==> flow/design.v <==
module alu_top(CLK, OP1, OP2, OPRN, OUT, ZERO);
	input CLK;
	input [31:0] OP1;
	input [31:0] OP2;
	input [5:0] OPRN;
	output [31:0] OUT;
	output ZERO;
	reg [31:0] op1_q, op2_q;
	reg [5:0] oprn_q;
	reg [31:0] out_q;
	reg zero_q;
	wire [31:0] alu_out;
	wire alu_zero;
	ALU alu_inst(alu_out, alu_zero, op1_q, op2_q, oprn_q);
	always @(posedge CLK) begin
		op1_q <= OP1;
		op2_q <= OP2;
		oprn_q <= OPRN;
		out_q <= alu_out;
		zero_q <= alu_zero;
	end
	assign OUT = out_q;
	assign ZERO = zero_q;
endmodule

`timescale 1ns/10ps
module mux(result, operand1, operand2, control);
	input operand1, operand2, control;
	output result;
	wire notwire, and1wire, and2wire;
	not not1(notwire, control);
	and and1(and1wire, operand1, notwire);
	and and2(and2wire, operand2, control);
	or or1(result, and1wire, and2wire);
endmodule
module mux26_2x1(result, operand1, operand2, control);
	input [25:0] operand1, operand2;
	input control;
	output [25:0] result;
	genvar i; generate
		for (i=0; i<26; i=i+1)begin : mux5_2x1_gen_loop
			mux m(result[i], operand1[i], operand2[i], control);
		end
	endgenerate
endmodule
module mux5_2x1(result, operand1, operand2, control);
	input [4:0] operand1, operand2;
	input control;
	output [4:0] result;
	genvar i; generate
		for (i=0; i<5; i=i+1)begin : mux5_2x1_gen_loop
			mux m(result[i], operand1[i], operand2[i], control);
		end
	endgenerate
endmodule
module mux32_2x1(result, operand1, operand2, control);
	input [31:0] operand1, operand2;
	input control;
	output [31:0] result;
	genvar i; generate
		for (i=0; i<32; i=i+1)begin : mux_gen_loop
			mux m(result[i], operand1[i], operand2[i], control);
		end
	endgenerate
endmodule
module mux64_2x1(result, operand1, operand2, control);
	input [63:0] operand1, operand2;
	input control;
	output [63:0] result;
	genvar i;
	generate
		for (i=0; i<64; i=i+1)
		begin : mux_gen_loop
			mux m(result[i], operand1[i], operand2[i], control);
		end
	endgenerate
endmodule
module mux32_4x1(result, operand1, operand2, operand3, operand4, control);
	input [31:0] operand1, operand2, operand3, operand4;
	input [1:0] control;
	output [31:0] result;
	wire [31:0] mux1Wire, mux2Wire;
	mux32_2x1 m1(.result(mux1Wire), .operand1(operand1), .operand2(operand2), .control(control[0]));
	mux32_2x1 m2(.result(mux2Wire), .operand1(operand3), .operand2(operand4), .control(control[0]));
	mux32_2x1 m3(.result(result), .operand1(mux1Wire), .operand2(mux2Wire), .control(control[1]));
endmodule
module mux32_8x1(result, operand1, operand2, operand3, operand4, 
	operand5, operand6, operand7, operand8, control);
	input [31:0] operand1, operand2, operand3, operand4, operand5, operand6, operand7, operand8;
	input [2:0] control;
	output [31:0] result;
	wire [31:0] mux1Wire, mux2Wire;
	mux32_4x1 m1(mux1Wire, operand1, operand2, operand3, operand4, control[1:0]);
	mux32_4x1 m2(mux2Wire, operand5, operand6, operand7, operand8, control[1:0]);
	mux32_2x1 m3(result, mux1Wire, mux2Wire, control[2]);
endmodule
module mux32_16x1(result, operand1, operand2, operand3, operand4, 
	operand5, operand6, operand7, operand8,
	operand9, operand10, operand11, operand12, 
	operand13, operand14, operand15, operand16, control);
	input [31:0] operand1, operand2, operand3, operand4, 
	operand5, operand6, operand7, operand8, 
	operand9, operand10, operand11, operand12, 
	operand13, operand14, operand15, operand16;
	input [3:0] control;
	output [31:0] result;
	wire [31:0] mux1Wire, mux2Wire;
	mux32_8x1 m1(.result(mux1Wire), .operand1(operand1), .operand2(operand2), .operand3(operand3), 
		.operand4(operand4), .operand5(operand5), .operand6(operand6), .operand7(operand7), 
		.operand8(operand8), .control(control[2:0]));
	mux32_8x1 m2(.result(mux2Wire), .operand1(operand9), .operand2(operand10), .operand3(operand11), 
		.operand4(operand12), .operand5(operand13), .operand6(operand14), .operand7(operand15), 
		.operand8(operand16), .control(control[2:0]));
	mux32_2x1 m3(.result(result), .operand1(mux1Wire), .operand2(mux2Wire), .control(control[3]));
endmodule
module mux32_32x1(result, d0, d1, d2, d3, d4, d5, d6, d7, d8, d9, d10, d11, d12, d13, d14, d15, 
	d16, d17, d18, d19, d20, d21, d22, d23, d24, d25, d26, d27, d28, d29, d30, d31, control);
	input [31:0] d0, d1, d2, d3, d4, d5, d6, d7, d8, d9, d10, d11, d12, d13, d14, d15, 
	d16, d17, d18, d19, d20, d21, d22, d23, d24, d25, d26, d27, d28, d29, d30, d31;
	input [4:0] control;
	output [31:0] result;
	wire [31:0] mux1Wire, mux2Wire;
	mux32_16x1 m1(mux1Wire, d0, d1, d2, d3, d4, d5, d6, d7, 
		d8, d9, d10, d11, d12, d13, d14, d15, control[3:0]);
	mux32_16x1 m2(mux2Wire, d16, d17, d18, d19, d20, d21, d22, d23, 
		d24, d25, d26, d27, d28, d29, d30, d31, control[3:0]);
	mux32_2x1 m3(result, mux1Wire, mux2Wire, control[4]);
endmodule
module twosComplement(result, operand);
	input [31:0] operand;
	output [31:0] result;
	wire [31:0] notwire;
	wire notNeeded;
	wire add = 1'b0;
	wire [31:0] uno = 32'b1;
	genvar i;
	for (i=0; i<32; i=i+1) begin : logic_loop
		not not1(notwire[i], operand[i]);
	end
	rc_add_sub_32 rc(result, notNeeded, notwire, uno, add);
endmodule
module twosComplement64(result, operand);
	input [63:0] operand;
	output [63:0] result;
	wire [63:0] notwire;
	wire notNeeded;
	wire add = 1'b0;
	wire [63:0] uno = 64'b1;
	genvar i;
	for (i=0; i<64; i=i+1) begin : logic_loop
		not not1(notwire[i], operand[i]);
	end
	rc_add_sub_64 rc(result, notNeeded, notwire, uno, add);
endmodule
module buf32(result, operand);
	input [31:0] operand;
	output [31:0] result;
	genvar i;
	for (i=0; i<32; i=i+1) begin : logic_loop
		buf nb(result[i], operand[i]);
	end
endmodule
module lineDecoder2to4(d, b);
	input [1:0] b;
	output [3:0] d;
	wire [1:0] bundle;
	not n0(bundle[0], b[0]);
	not n1(bundle[1], b[1]);
	and a0(d[0], bundle[0], bundle[1]);
	and a1(d[1], bundle[1], b[0]);
	and a2(d[2], b[1], bundle[0]);
	and a3(d[3], b[1], b[0]);
endmodule
module lineDecoder3to8(d, b);
	input [2:0] b;
	output [7:0] d;
	wire [4:0] bundle;
	lineDecoder2to4 l(bundle[3:0], b[1:0]);
	not n0(bundle[4], b[2]);
	genvar i;
	for (i=0; i<4; i=i+1) begin : logic_loop
		and a1(d[i], bundle[i], bundle[4]);
		and a2(d[i+4], bundle[i], b[2]);
	end
endmodule
module lineDecoder4to16(d, b);
	input [3:0] b;
	output [15:0] d;
	wire [8:0] bundle;
	lineDecoder3to8 l(bundle[7:0], b[2:0]);
	not n0(bundle[8], b[3]);
	genvar i;
	for (i=0; i<8; i=i+1) begin : logic_loop
		and a1(d[i], bundle[i], bundle[8]);
		and a2(d[i+8], bundle[i], b[3]);
	end
endmodule
module lineDecoder5to32(d, b);
	input [4:0] b;
	output [31:0] d;
	wire [16:0] bundle;
	lineDecoder4to16 l(bundle[15:0], b[3:0]);
	not n0(bundle[16], b[4]);
	genvar i;
	for (i=0; i<16; i=i+1) begin : logic_loop
		and a1(d[i], bundle[i], bundle[16]);
		and a2(d[i+16], bundle[i], b[4]);
	end
endmodule
module nor32(result, operand1, operand2);
	input [31:0] operand1, operand2;
	output [31:0] result;
	genvar i;
	generate
		for (i=0; i<32; i=i+1)
		begin : nor32_loop
			nor nor1(result[i], operand1[i], operand2[i]);
		end
	endgenerate
endmodule
module and32(result, operand1, operand2);
	input [31:0] operand1, operand2;
	output [31:0] result;
	genvar i;
	generate
		for (i=0; i<32; i=i+1)
		begin : and32_loop
			and a1(result[i], operand1[i], operand2[i]);
		end
	endgenerate
endmodule
module inv32(result, operand);
	input [31:0] operand;
	output [31:0] result;
	genvar i;
	generate
		for (i=0; i<32; i=i+1)
		begin : inv32_loop
			not not1(result[i], operand[i]);
		end
	endgenerate
endmodule
module or31x1(result, operand);
	input [31:0] operand;
	wire [29:0] orWire; 
	output result;
	or o0(orWire[0], operand[0], operand[1]);
	or o1(orWire[1], orWire[0], operand[2]);
	or o2(orWire[2], orWire[1], operand[3]);
	or o3(orWire[3], orWire[2], operand[4]);
	or o4(orWire[4], orWire[3], operand[5]);
	or o5(orWire[5], orWire[4], operand[6]);
	or o6(orWire[6], orWire[5], operand[7]);
	or o7(orWire[7], orWire[6], operand[8]);
	or o8(orWire[8], orWire[7], operand[9]);
	or o9(orWire[9], orWire[8], operand[10]);
	or o10(orWire[10], orWire[9], operand[11]);
	or o11(orWire[11], orWire[10], operand[12]);
	or o12(orWire[12], orWire[11], operand[13]);
	or o13(orWire[13], orWire[12], operand[14]);
	or o14(orWire[14], orWire[13], operand[15]);
	or o15(orWire[15], orWire[14], operand[16]);
	or o16(orWire[16], orWire[15], operand[17]);
	or o17(orWire[17], orWire[16], operand[18]);
	or o18(orWire[18], orWire[17], operand[19]);
	or o19(orWire[19], orWire[18], operand[20]);
	or o20(orWire[20], orWire[19], operand[21]);
	or o21(orWire[21], orWire[20], operand[22]);
	or o22(orWire[22], orWire[21], operand[23]);
	or o23(orWire[23], orWire[22], operand[24]);
	or o24(orWire[24], orWire[23], operand[25]);
	or o25(orWire[25], orWire[24], operand[26]);
	or o26(orWire[26], orWire[25], operand[27]);
	or o27(orWire[27], orWire[26], operand[28]);
	or o28(orWire[28], orWire[27], operand[29]);
	or o29(orWire[29], orWire[28], operand[30]);
	or o30(result, orWire[29], operand[31]);
endmodule
module or32(result, operand1, operand2);
	input [31:0] operand1, operand2;
	output [31:0] result;
	wire [31:0] norWire;
	nor32 n1(norWire, operand1, operand2);
	inv32 i1(result, norWire);
endmodule
module rc_add_sub_32(result, carryOut, operand1, operand2, subtractNotAdd);
	input [31:0] operand1, operand2;
	input subtractNotAdd;
	output [31:0] result;
	output carryOut;
	wire [31:0] xorProduct;
	wire [31:0] wireNext;
	genvar i;
	generate
		for (i=0; i<32; i=i+1) begin : rc_add_sub_32_loop
			xor xor_inst(xorProduct[i], subtractNotAdd, operand2[i]);
			if(i!=0 && i!=31) begin
				full_adder fa(result[i], wireNext[i],
					operand1[i], xorProduct[i], wireNext[i-1]);
			end else if(i==0) begin
				full_adder fa(result[i], wireNext[i],
					operand1[i], xorProduct[i], subtractNotAdd);
			end else if(i==31) begin
				full_adder fa(result[i], carryOut,
					operand1[i], xorProduct[i], wireNext[i-1]);
			end
		end
	endgenerate
endmodule
module rc_add_sub_64(r, c, o, p, sNa);
	input [63:0] o, p;
	input sNa;
	output [63:0] r;
	output c;
	wire [63:0] xorProduct, wireNext;
	genvar i;
	generate
		for (i=0; i<64; i=i+1) begin : rc_add_sub_64_loop
			xor xor_inst(xorProduct[i], sNa, p[i]);
			if(i!=0 && i!=63) begin
				full_adder fa(r[i], wireNext[i], o[i], xorProduct[i], wireNext[i-1]);
			end else if(i==0) begin
				full_adder fa(r[i], wireNext[i], o[i], xorProduct[i], sNa);
			end else if(i==63) begin
				full_adder fa(r[i], c, o[i], xorProduct[i], wireNext[i-1]);
			end
		end
	endgenerate
endmodule
module full_adder(s, co, o, p, ci);
	input o, p, ci;
	output s, co;
	wire HA1sum, HA1carry, HA2carry;
	half_adder h1(HA1sum, HA1carry, o, p);
	half_adder h2(s, HA2carry, HA1sum, ci);
	or orI(co, HA1carry, HA2carry);
endmodule
module half_adder(s, c, o, p);
	input o, p;
	output s, c;
	xor i(s, o, p);
	and j(c, o, p);
endmodule
`timescale 1ns/10ps
module barrel_shifter(result, operand, shift, leftNotRight);
	input [31:0] operand;
	input [31:0] shift;
	input leftNotRight;
	output [31:0] result;
	wire [31:0] shiftOut0, shiftOut1, muxOut;
	wire orResult;
	right_shifter rs(.result(shiftOut0), .operand(operand), .shift(shift[4:0]));
	left_shifter ls(.result(shiftOut1), .operand(operand), .shift(shift[4:0]));
	mux32_2x1 m(.result(muxOut), .operand1(shiftOut0), 
		.operand2(shiftOut1), .control(leftNotRight));
	or31x1 or1(orResult, {5'b0,{shift[31:5]}});
	mux32_2x1 m1(.result(result), .operand1(muxOut), 
		.operand2(0), .control(orResult));
endmodule
module left_shifter(result, operand, shift);
	input [31:0] operand;
	input [4:0] shift;
	output [31:0] result;
	wire mOut [3:0][31:0];
	genvar i, m, j, k;
	generate
		for (i=0; i<=31; i=i+1)
		begin : input_mux_gen_loop_
			if(i>0) begin
				mux m1(.result(mOut[0][i]), .operand1(operand[i]), .operand2(operand[i-1]), .control(shift[0]));
			end else begin
				mux m2(.result(mOut[0][i]), .operand1(operand[i]), .operand2(1'b0), .control(shift[0]));
			end
		end
		for (m=0; m<3; m=m+1)
		begin : inner_col_mux_gen_loop_
			for (k=0; k<=31; k=k+1)
			begin : inner_mux_gen_loop_
				if(k>=2**(m+1)) begin
					mux m3(.result(mOut[m+1][k]), .operand1(mOut[m][k]), .operand2(mOut[m][k-2**(m+1)]), .control(shift[m+1]));
				end else begin
					mux m4(.result(mOut[m+1][k]), .operand1(mOut[m][k]), .operand2(1'b0), .control(shift[m+1]));
				end
			end
		end
		for (j=0; j<=31; j=j+1)
		begin : result_mux_gen_loop_
			if(j>=16) begin
				mux m5(.result(result[j]), .operand1(mOut[3][j]), .operand2(mOut[3][j-16]), .control(shift[4]));
			end else begin
				mux m6(.result(result[j]), .operand1(mOut[3][j]), .operand2(1'b0), .control(shift[4]));
			end
		end
	endgenerate
endmodule
module right_shifter(result, operand, shift);
	input [31:0] operand;
	input [4:0] shift;
	output [31:0] result;
	wire mOut [3:0][31:0];
	genvar i, m, j, k;
	generate
		for (i=0; i<=31; i=i+1)
		begin : input_mux_gen_loop_
			if(i<31) begin
				mux m1(.result(mOut[0][i]), .operand1(operand[i]), .operand2(operand[i+1]), .control(shift[0]));
			end else begin
				mux m2(.result(mOut[0][i]), .operand1(operand[i]), .operand2(1'b0), .control(shift[0]));
			end
		end
		for (m=0; m<3; m=m+1)
		begin : inner_col_mux_gen_loop_
			for (k=0; k<=31; k=k+1)
			begin : inner_mux_gen_loop_
				if(k<32-2**(m+1)) begin
					mux m3(.result(mOut[m+1][k]), .operand1(mOut[m][k]), .operand2(mOut[m][k+2**(m+1)]), .control(shift[m+1]));
				end else begin
					mux m4(.result(mOut[m+1][k]), .operand1(mOut[m][k]), .operand2(1'b0), .control(shift[m+1]));
				end
			end
		end
		for (j=0; j<=31; j=j+1)
		begin : result_mux_gen_loop_
			if(j<16) begin
				mux m5(.result(result[j]), .operand1(mOut[3][j]), .operand2(mOut[3][j+16]), .control(shift[4]));
			end else begin
				mux m6(.result(result[j]), .operand1(mOut[3][j]), .operand2(1'b0), .control(shift[4]));
			end
		end
	endgenerate
endmodule
module mult_32Bit_Unsigned(resultHigh, resultLow, multiplicand, multiplier);
	input [31:0] multiplicand, multiplier;
	output [31:0] resultHigh, resultLow;
	wire cOut [31:0];
	wire [31:0] op2Wire [31:0];
	and32 an(op2Wire[0], multiplicand, {32{multiplier[0]}});
	buf b2(cOut[0], 1'b0);
	buf b(resultLow[0], op2Wire[0][0]);
	genvar j;
	generate
		for (j=1; j<32; j=j+1) begin : loop_
			wire [31:0] op1Wire;
			and32 an(op1Wire, multiplicand, {32{multiplier[j]}});
			rc_add_sub_32 ad(op2Wire[j], cOut[j], op1Wire, {cOut[j-1],{op2Wire[j-1][31:1]}}, 1'b0);
			buf b(resultLow[j], op2Wire[j][0]);
		end
	endgenerate
	buf32 b4(resultHigh, {cOut[31],{op2Wire[31][31:1]}});
endmodule
module mult(resultHigh, resultLow, multiplicand, multiplier);
	input [31:0] multiplicand, multiplier;
	output [31:0] resultHigh, resultLow;
	wire [31:0] bundle [3:0];
	wire [63:0] unsignedWire, twosOutm, muxOut;
	wire xorGate;
	xor o(xorGate, multiplicand[31], multiplier[31]);
	twosComplement t1(bundle[0], multiplicand);
	mux32_2x1 m1(bundle[1], multiplicand, bundle[0], multiplicand[31]);
	twosComplement t2(bundle[2], multiplier);
	mux32_2x1 m2(bundle[3], multiplier, bundle[2], multiplier[31]);
	mult_32Bit_Unsigned mul(unsignedWire[63:32], unsignedWire[31:0], bundle[1], bundle[3]);
	twosComplement64 t3(twosOutm, unsignedWire);
	mux64_2x1 m3(muxOut, unsignedWire, twosOutm, xorGate);
	buf32 b1(resultLow, muxOut[31:0]);
	buf32 b2(resultHigh, muxOut[63:32]);
endmodule
`timescale 1ns/10ps
module ALU(OUT, ZERO, OP1, OP2, OPRN);
	input [(32 -1):0] OP1;  
	input [(32 -1):0] OP2;  
	input [(6 -1):0] OPRN;  
	output [(32 -1):0] OUT;  
	output ZERO;
	wire [31:0] addSubWire;
	wire [31:0] shftWire;
	wire [31:0] mulWire;
	wire [31:0] andWire;
	wire [31:0] orWire;
	wire [31:0] norWire;
	wire [31:0] nullWire;
	wire carryWire;
	wire nonZero;
	wire [31:0] muxWire;
	wire lnr;
	wire andADDWire;
	wire orADDWire;
	and andADD(andADDWire, OPRN[0], OPRN[3]);
	rc_add_sub_32 addSub(.result(addSubWire), .carryOut(carryWire), .operand1(OP1), .operand2(OP2), .subtractNotAdd(OPRN[1])); 
	mult mult_32Bit_Signed(.resultHigh(nullWire), .resultLow(mulWire), .multiplicand(OP1), .multiplier(OP2));
	not lnrNOT(lnr, OPRN[0]);
	barrel_shifter b1(shftWire, OP1, OP2, lnr);
	nor32 n1(.result(norWire), .operand1(OP1), .operand2(OP2));
	or32 o1(.result(orWire), .operand1(OP1), .operand2(OP2));
	and32 a1(.result(andWire), .operand1(OP1), .operand2(OP2));
	mux32_16x1 m1(muxWire, addSubWire, addSubWire, addSubWire, mulWire, 
		shftWire, shftWire, andWire, orWire, 
		norWire, addSubWire, addSubWire, addSubWire, 
		addSubWire, addSubWire, addSubWire, 
		addSubWire, OPRN[3:0]);
	or31x1 or1(nonZero, muxWire);
	not zeroNOT(ZERO, nonZero);
	buf32 bbb(OUT, muxWire);
endmodule
Tool chain data of alu_top
Tool output for the design above, in the order of the flow.
Lines are those of the file above, counted from 1.
Operators: Yosys type, input widths -> output width; for muxes data width and select width s.
Library cell names are shortened.
Not given: --

set-up
  top module = alu_top
  clock = CLK
  cell library = sky130hd
  library corner = tt_025C_1v80

Word level
Source: Yosys, flattened and elaborated. Widths are those after wreduce; folded enables and synchronous resets count as part of the registers. Registers that Yosys merges into a memory's read port (data or address) are not register bits. Print and check cells do not count. Equal cells are merged and count once.

storage and ports
  input bits = 71
  word-level cells = 5667
  register bits = 101

operators by class
  bitwise operators = 5662

operators with widths
  operator     number
  $and 1x1->1  3053
  $or 1x1->1   1323
  $xor 1x1->1  1151
  $not 1->1    135

Depth
Depth = most cells in a row (Yosys ltp): at word level without a register or memory, in the mapped netlist without a sequential cell, where the memories' decode and read muxes count.

logic depth
  depth in word-level cells = 139
  ABC_AREA = 0
  depth in mapped cells = 133
  depth with buffers taken out = 130

Synthesis result
Yosys stat after the flow's synthesis: flattened, memories mapped to cells. It holds for the ABC_AREA given above (unset counts as 0); a run with the other value may have another netlist.

mapped netlist
  flip-flops = 101
  mapped cells = 2588
  synthesis area = 23314.9 um^2

cell types
  cell type  number  area in all (um^2)
  fa_1       465     9.31E+03
  nand2_1    587     2.2E+03
  dfxtp_1    101     2.02E+03
  ha_1       125     1564
  mux2_2     77      867.082
  mux2i_1    74      740.71
  o21ai_0    136     680.653
  inv_1      172     645.619
  clkbuf_1   145     544.272
  xnor2_1    54      472.954
  nor2_1     125     469.2
  a21oi_1    68      340.326
  xor2_1     37      324.061
  mux4_2     13      292.781
  o22ai_1    39      243.984
  and2_1     30      187.68
  o211ai_1   24      180.173
  a211oi_1   19      142.637

Other cell types: 60; their cells: 297.
The figures by module come from a second, unflattened synthesis with its own total; it is not the netlist above.

unflattened totals
  cell total of the unflattened synthesis = 7289
  area (unflattened synthesis) = 74218.7 um^2

Each row is one instance without its submodules.

by module
  module            times used  seq. area (um^2)  area (um^2)  cells
  half_adder        2304        0.0               12.5         1
  mux               992         0.0               15.0         1
  rc_add_sub_32     34          0.0               351.6        36
  full_adder        1152        0.0               6.3          1
  and32             33          0.0               200.2        32
  alu_top           1           2062.0            2062.0       103
  buf32             4           0.0               240.2        32
  rc_add_sub_64     1           0.0               661.9        71
  twosComplement    2           0.0               127.6        34
  twosComplement64  1           0.0               247.7        66
  nor32             2           0.0               120.1        32
  or31x1            2           0.0               75.1         11
  inv32             1           0.0               120.1        32
  mult              1           0.0               8.8          1

Modules not listed: 11.

Path before layout
Path of least setup slack by OpenSTA after synthesis, without wires, with an ideal clock, recovery checks aside; 20% of the period is set as input and as output delay. Where synthesis merged equal registers, the netlist keeps one of their names.

timing path post-synthesis
  kind = register to register
  from = reg op2_q[0]
  to = reg zero_q
  path delay = 29.600 ns
  time at the first pin = 0.000 ns
  library setup time = 0.088 ns
  driving pins on the path = 81
  setup slack = -0.099 ns
  required time = 29.412 ns
  arrival time = 29.512 ns
  period = 29.5 ns
  synthesis period reached = 29.599 ns

"path delay" = arrival - input delay + setup time.
"driving pins on the path": output pins that drive a net of the path, with the launching flip-flop's if there is one; two outputs of one cell count as two.
"synthesis period reached" is the clock period less the worst setup slack; recovery checks do not enter. This is arithmetic on one report: input and output delays are still those of the set period (20% each).

on the way, post-synthesis
  cells stage by stage = dfxtp_1 buf_2 buf_1 buf_2 buf_1 buf_1 clkbuf_1 nand2_1 fa_1 fa_1 fa_1 inv_1 fa_1 inv_1 fa_1 fa_1 fa_1 fa_1 [45 not listed] fa_1 inv_1 fa_1 inv_1 fa_1 inv_1 fa_1 ha_1 inv_1 ha_1 mux2i_1 nor2_1 a211oi_1 nor2_1 o21ai_0 o31ai_1 or4b_2 nor4_2
  elaborated cells between the ends (all ways) = 5041
  those cells by class = logic (5041)

ends and longest elaborated chain, post-synthesis
  item             RTL line  source
  start, declared  8         reg [31:0] op1_q, op2_q;
  start, assigned  17        op2_q <= OP2;
  end, assigned    20        zero_q <= alu_zero;
  end, declared    11        reg zero_q;

Chain of elaborated cells between the ends: none given.
Some nets on the timed path still bear RTL names; the line given drives or declares the net.

nets with RTL names, path post-synthesis
  net                                       RTL line  source
  alu_inst.m1.m3.mux_gen_loop[30].m.result  34        or or1(result, and1wire, and2wire);

Path in the finished layout
Path of least setup slack in the final report of record 2 (OpenROAD, finished layout, wires in). Where an end is a register, its clock arrival counts in the times.

timing path after layout
  kind = register to register
  from = reg op2_q[1]
  to = reg zero_q
  driving pins on the path = 80
  library setup time = 0.08 ns
  setup slack = 0.15 ns
  time at the first pin = 0.37 ns
  arrival time = 29.14 ns
  required time = 29.30 ns
  period = 29.0 ns

on the way, after layout
  cells stage by stage = dfxtp_4 inv_4 ha_4 mux2_4 and2_4 ha_1 inv_2 fa_2 inv_2 ha_2 inv_1 fa_2 fa_2 fa_2 fa_2 fa_2 fa_2 fa_2 [44 not listed] fa_2 inv_2 fa_2 inv_2 fa_1 inv_1 fa_1 ha_4 inv_1 ha_2 mux2i_1 nor2_1 a211oi_2 nor2_1 o21ai_2 o31ai_4 or4b_4 nor4_2
  elaborated cells between the ends (all ways) = 4857
  those cells by class = logic (4857)

ends and longest elaborated chain, after layout
  item             RTL line  source
  start, declared  8         reg [31:0] op1_q, op2_q;
  start, assigned  17        op2_q <= OP2;
  end, assigned    20        zero_q <= alu_zero;
  end, declared    11        reg zero_q;

Chain of elaborated cells between the ends: none given.
Some nets on the timed path still bear RTL names; the line given drives or declares the net.

nets with RTL names, path after layout
  net                                       RTL line  source
  alu_inst.m1.m3.mux_gen_loop[30].m.result  34        or or1(result, and1wire, and2wire);

==> results <==
2 stored runs of alu_top in the flow (synthesis by Yosys, layout by OpenROAD, sky130hd cells), in arbitrary order. Constraints: input delay and output delay 20% of the set period each, output load 0.01 pF.
"achieved clock period (ns)": clock period set for the run, less the worst setup slack. It is reckoned from that one timing run; input and output delays stay at 20% of the period that was set.
"worst setup path time (ns)" = time allowed to the worst setup path (clock period - input delay - output delay, where it has them) - its slack; a late launch clock adds to it, a late capture clock takes from it.

settings of record 1
{
  "CORE_MARGIN": 4,
  "CORE_UTILIZATION": 57,
  "CTS_CLUSTER_DIAMETER": 146,
  "CTS_CLUSTER_SIZE": 27,
  "GPL_ROUTABILITY_DRIVEN": 0,
  "GPL_TIMING_DRIVEN": 0,
  "HOLD_SLACK_MARGIN": 0.21,
  "MIN_ROUTING_LAYER": "met2",
  "PLACE_DENSITY_LB_ADDON": 0.02,
  "period_ns": 25.5,
  "CAP_MARGIN": 20,
  "SLEW_MARGIN": 20
}
report of record 1: did not finish, route, GRT-0116

settings of record 2
{
  "CORE_UTILIZATION": 56,
  "period_ns": 29.0,
  "CAP_MARGIN": 20,
  "CORE_MARGIN": 2,
  "SLEW_MARGIN": 20
}
report of record 2
yosys chip area after synthesis (um^2): 23314.9
finish__design__die__area: 43282.7
finish__design__instance__area__stdcell: 26078.8
finish__timing__setup__ws: 0.154
finish__timing__setup__tns: 0.000
finish__timing__hold__ws: 0.837
achieved clock period (ns): 28.846
worst setup path time (ns): 28.85
worst setup path kind: register to register
